==> flow/design.v <==
module CRC(
input           clk,         
input           rst_n,       
input  [23:0]   Din,         
input           valid,       
input  [15:0]   size,        
output [14:0]   checksum,    
output          done         
);
reg [5:0] shift_count;       
reg [5:0] limit;             
wire [1:0] extra;            
wire [4:0] offset;           
wire finish;                 
reg [15:0] crc;                                    
localparam [15:0] polynomial = 16'b1100010110011001;      
reg CS, NS;
parameter IDLE = 1'b0, FIND = 1'b1;
always @(posedge clk or negedge rst_n)
begin
 if(~rst_n)
  CS <= IDLE;
 else CS <= NS;
end
always @(posedge clk)
begin
 case(CS)
  IDLE:
  begin
   crc <= (valid) ? (Din >> offset) : 16'hffff;             
   shift_count <= 0;
  end
  FIND:
  begin
  if(crc[15] == 1'b0)                                              
  begin                                                            
   if(shift_count < offset)                                        
    crc <= {crc[14:0],Din[offset - (shift_count + 6'd1)]};            
   else crc <= crc << 1;
   shift_count <= shift_count + 6'd1;
  end
  else crc <= crc ^ polynomial;                                    
  end
 endcase
end
always @(*)
begin
 limit = 6'd15 + offset;
 case(CS)
  IDLE:
  begin
   if(valid)
    NS = FIND;
   else NS = IDLE;
  end
  FIND:
  begin
   if(finish)
    NS = IDLE;
   else NS = FIND;
  end
  default: NS = IDLE;
 endcase
end
assign extra = size[2:0] - 3'd2;
assign offset = {extra, 3'b000};
assign finish = ((shift_count == limit) && (crc[15] == 1'b0)) ? 1'b1 : 1'b0;
assign done = (CS == FIND) && finish;
assign checksum = crc[14:0];
endmodule
* From RTL to reports: CRC
The steps from the RTL of CRC to its reports follow in flow order.
Line numbers count from 1 in the design file above.
Library cell names are shortened.
The mark -- stands for no value.
- Top module :: CRC
- Clock :: clk
- Standard-cell library :: sky130hd
- Library corner :: tt_025C_1v80

* Elaborated design
Source: Yosys, flattened and elaborated, memories not mapped. Widths are those after wreduce. Registers that Yosys merges into a memory's read port (data or address) are not register bits. Print and check cells do not count. Equal cells are merged and count once.
- Bits in registers :: 23
- Output and inout port bits :: 16
- Add/subtract/negate cells :: 4
- Order comparisons :: 1
- Equal/unequal tests :: 2
- Shifts and indexed selects :: 2
- Multiplexer cells :: 10
- Bitwise logic cells :: 3
- Reductions and logical operators :: 2
** Operators with widths (count)
- 16-bit case mux with 2-bit select :: 1
- 16-bit 2-to-1 mux :: 2
- 24-bit by 5-bit >> shifter with 16-bit output :: 1
- 24-bit by 6-bit indexed select with 1-bit output :: 1
- 6-bit case mux with 2-bit select :: 1
- 8-bit NOT :: 1
- 4-bit by 5-bit adder with 6-bit output (first input constant) :: 1
- 5-bit by 6-bit subtractor with 6-bit output :: 1
- 6-bit by 1-bit adder with 6-bit output (second input constant) :: 1
- 6-bit by 5-bit less-than comparator with 1-bit output :: 1
- 6-bit == test :: 1
- 6-bit 2-to-1 mux :: 1
- 1-bit 2-to-1 mux :: 4
- 1-bit logical AND :: 2
- 1-bit NOT :: 2
- 2-bit subtractor (second input constant) :: 1
- 2-bit inequality test (second input constant) :: 1
- 1-bit case mux with 2-bit select :: 1

* Depth
Yosys ltp: most cells in a row. Word level: on the elaborated netlist, between registers, memories and ports. Mapped: between sequential cells and ports; inverters and the memories' decode and read muxes count.
- Depth in word-level cells :: 7
- ABC_AREA :: 0
- Gate-level depth with buffers :: 9

* After synthesis
Yosys stat after the flow's synthesis: flattened, memories mapped to cells. It holds for the ABC_AREA given above (unset counts as 0); a run with the other value may have another netlist.
Totals and module areas in this step are rounded.
- Mapped cells :: 193
- Synthesis area :: 1800 um2
- Sequential area :: 610 um2
- Flip-flops :: 23
- Buffers :: 29
** Cells by type
- edfxtp_1 :: count 14, total area 420.403 um2
- dfxtp_1 :: count 8, total area 160.154 um2
- mux2i_1 :: count 14, total area 140.134 um2
- buf_4 :: count 15, total area 112.608 um2
- mux4_2 :: count 5, total area 112.608 um2
- a21oi_1 :: count 13, total area 65.062 um2
- nand2_1 :: count 17, total area 63.811 um2
- ha_1 :: count 5, total area 62.56 um2
- a311oi_1 :: count 7, total area 61.309 um2
- nor2_1 :: count 12, total area 45.043 um2
- o21ai_0 :: count 9, total area 45.043 um2
- nor2b_1 :: count 6, total area 37.536 um2
- o21a_1 :: count 5, total area 37.536 um2
- nand3_1 :: count 7, total area 35.034 um2
- xnor2_1 :: count 4, total area 35.034 um2
- xor2_1 :: count 4, total area 35.034 um2
- mux2_2 :: count 3, total area 33.782 um2
- clkbuf_1 :: count 8, total area 30.029 um2
Other cell types: 22; their cells: 37.

* Path before layout
Path of least setup slack by OpenSTA after synthesis, without wires, with an ideal clock, recovery checks aside; 20% of the period is set as input and as output delay. Where synthesis merged equal registers, the netlist keeps one of their names.
- Kind :: input port to output port
- Start point :: input port size[1]
- End point :: output port done
- Period :: 5.5 ns
- Input delay :: 1.100 ns
- Output delay :: 1.100 ns
- Time at the first pin :: 1.100 ns
- Arrival time :: 2.309 ns
- Path slack :: 2.091 ns
- Delay of the path :: 1.209 ns
- Driving pins on the path :: 5
- Period reached after synthesis :: 3.409 ns
"delay of the path" is the arrival time less input delay plus setup time.
A path that ends at an output port has no setup time.
"driving pins on the path" counts driving pins, that of a launching flip-flop among them; a cell with two outputs on the path counts twice.
"period reached after synthesis" = period - worst setup slack (recovery checks aside). The figure is calculated, with input and output delays left at 20% of the set period.
Between the ends stands the longest chain of elaborated cells between them, by number of cells; it is not shown to be the way that was timed. Of several equally long chains one is given.
Each line given opens the expression or statement behind the cell; cells for indexed reads and writes are added by Yosys, which also makes memories of some case tables.
- Path through :: buf_2 inv_2 ha_1 xor2_1 nor4_1
- Cells in the longest elaborated chain :: 6
- Elaborated cells on any way between the ends :: 6
** Ends and longest elaborated chain, after synthesis
- start, declared :: line 6 : input  [15:0]   size,
- 2-bit subtractor :: line 65 : assign extra = size[2:0] - 3'd2;
- 4-bit by 5-bit adder with 6-bit output :: line 48 : limit = 6'd15 + offset;
- 6-bit == test :: line 67 : assign finish = ((shift_count == limit) && (crc[15] == 1'b0)) ? 1'b1 : 1'b0;
- 1-bit logical AND :: line 67
- 1-bit 2-to-1 mux :: line 67
- 1-bit logical AND :: line 68 : assign done = (CS == FIND) && finish;
- end, declared :: line 8 : output          done

* Timing after layout
From the final timing report of flow run 1: the path of least setup slack in the routed layout; clock arrival at registers is part of the times.
- Kind :: input port to output port
- Start point :: input port size[1]
- End point :: output port done
- Period :: 4.47 ns
- Input delay :: 0.89 ns
- Output delay :: 0.89 ns
- Time at the first pin :: 0.89 ns
- Arrival time :: 2.89 ns
- Path slack :: 0.69 ns
- Driving pins on the path :: 6
Between the ends stands the longest chain of elaborated cells between them, by number of cells; it is not shown to be the way that was timed. Of several equally long chains one is given.
- Path through :: clkdlybuf4s50_1 inv_2 ha_1 xor2_1 nor4_1 clkdlybuf4s50_1
- Cells in the longest elaborated chain :: 6
- Elaborated cells on any way between the ends :: 6
** Ends and longest elaborated chain, post-layout
- start, declared :: line 6 : input  [15:0]   size,
- 2-bit subtractor :: line 65 : assign extra = size[2:0] - 3'd2;
- 4-bit by 5-bit adder with 6-bit output :: line 48 : limit = 6'd15 + offset;
- 6-bit == test :: line 67 : assign finish = ((shift_count == limit) && (crc[15] == 1'b0)) ? 1'b1 : 1'b0;
- 1-bit logical AND :: line 67
- 1-bit 2-to-1 mux :: line 67
- 1-bit logical AND :: line 68 : assign done = (CS == FIND) && finish;
- end, declared :: line 8 : output          done

Measured results for CRC: 6 stored runs of the Yosys and OpenROAD flow on sky130hd. The settings differ; the order carries no meaning. The constraints put input and output delay at 20% of the set period each and load the outputs with 0.01 pF.
"period reached" means the clock period less the worst setup slack. The figure is calculated, with input and output delays left at 20% of the set period.
"time on the worst setup path" = time allowed to the worst setup path (clock period - input delay - output delay, where it has them) - its slack; a late launch clock adds to it, a late capture clock takes from it.
"power consumption": no workload was simulated; the value follows from the tool's default switching activity.
The results are shown rounded.

** Flow run 1
- Settings :: CORE_UTILIZATION=40; period_ns=4.47; CAP_MARGIN=20; CORE_MARGIN=2; SLEW_MARGIN=20
- Setup TNS :: 0.000 ns
- Time on the worst setup path :: 1.99 ns
- Critical path kind :: input port to output port
- Period reached :: 3.783 ns
- Post-synthesis cell area :: 1,800 um2
- Smallest setup slack :: 0.69 ns
- Standard-cell area after layout :: 2,200 um2
- Utilization after layout :: 0.51
- Power consumption :: 1,400 uW
- Die footprint :: 5,100 um2
- Lowest hold slack :: 0.48 ns

** Flow run 2
- Settings :: CORE_MARGIN=7; CORE_UTILIZATION=40; CTS_CLUSTER_SIZE=46; MAX_ROUTING_LAYER=met4; PLACE_DENSITY_LB_ADDON=0.1; period_ns=5.5; CAP_MARGIN=20; SLEW_MARGIN=20
- Setup TNS :: 0.000 ns
- Time on the worst setup path :: 2.19 ns
- Critical path kind :: input port to output port
- Period reached :: 4.386 ns
- Post-synthesis cell area :: 1,800 um2
- Smallest setup slack :: 1.1 ns
- Standard-cell area after layout :: 2,200 um2
- Utilization after layout :: 0.51
- Power consumption :: 1,200 uW
- Die footprint :: 6,600 um2
- Lowest hold slack :: 0.49 ns

** Flow run 3
- Settings :: CELL_PAD_IN_SITES_GLOBAL_PLACEMENT=2; GPL_ROUTABILITY_DRIVEN=0; GPL_TIMING_DRIVEN=1; HOLD_SLACK_MARGIN=0.2; SLEW_MARGIN=10; period_ns=5.5; CAP_MARGIN=20; CORE_MARGIN=2; CORE_UTILIZATION=40
- Setup TNS :: 0.000 ns
- Time on the worst setup path :: 2.32 ns
- Critical path kind :: input port to output port
- Period reached :: 4.516 ns
- Post-synthesis cell area :: 1,800 um2
- Smallest setup slack :: 0.98 ns
- Standard-cell area after layout :: 2,200 um2
- Utilization after layout :: 0.51
- Power consumption :: 1,200 uW
- Die footprint :: 5,100 um2
- Lowest hold slack :: 0.50 ns

** Flow run 4
- Settings :: CAP_MARGIN=10; CELL_PAD_IN_SITES_GLOBAL_PLACEMENT=0; CORE_MARGIN=7; CTS_CLUSTER_DIAMETER=239; CTS_CLUSTER_SIZE=47; GPL_ROUTABILITY_DRIVEN=0; GPL_TIMING_DRIVEN=1; PLACE_DENSITY=0.39; SLEW_MARGIN=0; period_ns=5.5; CORE_UTILIZATION=40
- Setup TNS :: 0.000 ns
- Time on the worst setup path :: 2.19 ns
- Critical path kind :: input port to output port
- Period reached :: 4.389 ns
- Post-synthesis cell area :: 1,800 um2
- Smallest setup slack :: 1.1 ns
- Standard-cell area after layout :: 2,200 um2
- Utilization after layout :: 0.51
- Power consumption :: 1,200 uW
- Die footprint :: 6,600 um2
- Lowest hold slack :: 0.46 ns

** Flow run 5
- Settings :: CORE_UTILIZATION=40; SETUP_SLACK_MARGIN=-0.36; period_ns=4.47; CAP_MARGIN=20; CORE_MARGIN=2; SLEW_MARGIN=20
- Setup TNS :: 0.000 ns
- Time on the worst setup path :: 1.99 ns
- Critical path kind :: input port to output port
- Period reached :: 3.783 ns
- Post-synthesis cell area :: 1,800 um2
- Smallest setup slack :: 0.69 ns
- Standard-cell area after layout :: 2,200 um2
- Utilization after layout :: 0.51
- Power consumption :: 1,400 uW
- Die footprint :: 5,100 um2
- Lowest hold slack :: 0.48 ns

** Flow run 6
- Settings :: CORE_UTILIZATION=40; CTS_CLUSTER_SIZE=46; PLACE_DENSITY_LB_ADDON=0.1; period_ns=5.5; CAP_MARGIN=20; CORE_MARGIN=2; SLEW_MARGIN=20
- Setup TNS :: 0.000 ns
- Time on the worst setup path :: 2.20 ns
- Critical path kind :: input port to output port
- Period reached :: 4.396 ns
- Post-synthesis cell area :: 1,800 um2
- Smallest setup slack :: 1.1 ns
- Standard-cell area after layout :: 2,200 um2
- Utilization after layout :: 0.51
- Power consumption :: 1,200 uW
- Die footprint :: 5,100 um2
- Lowest hold slack :: 0.49 ns
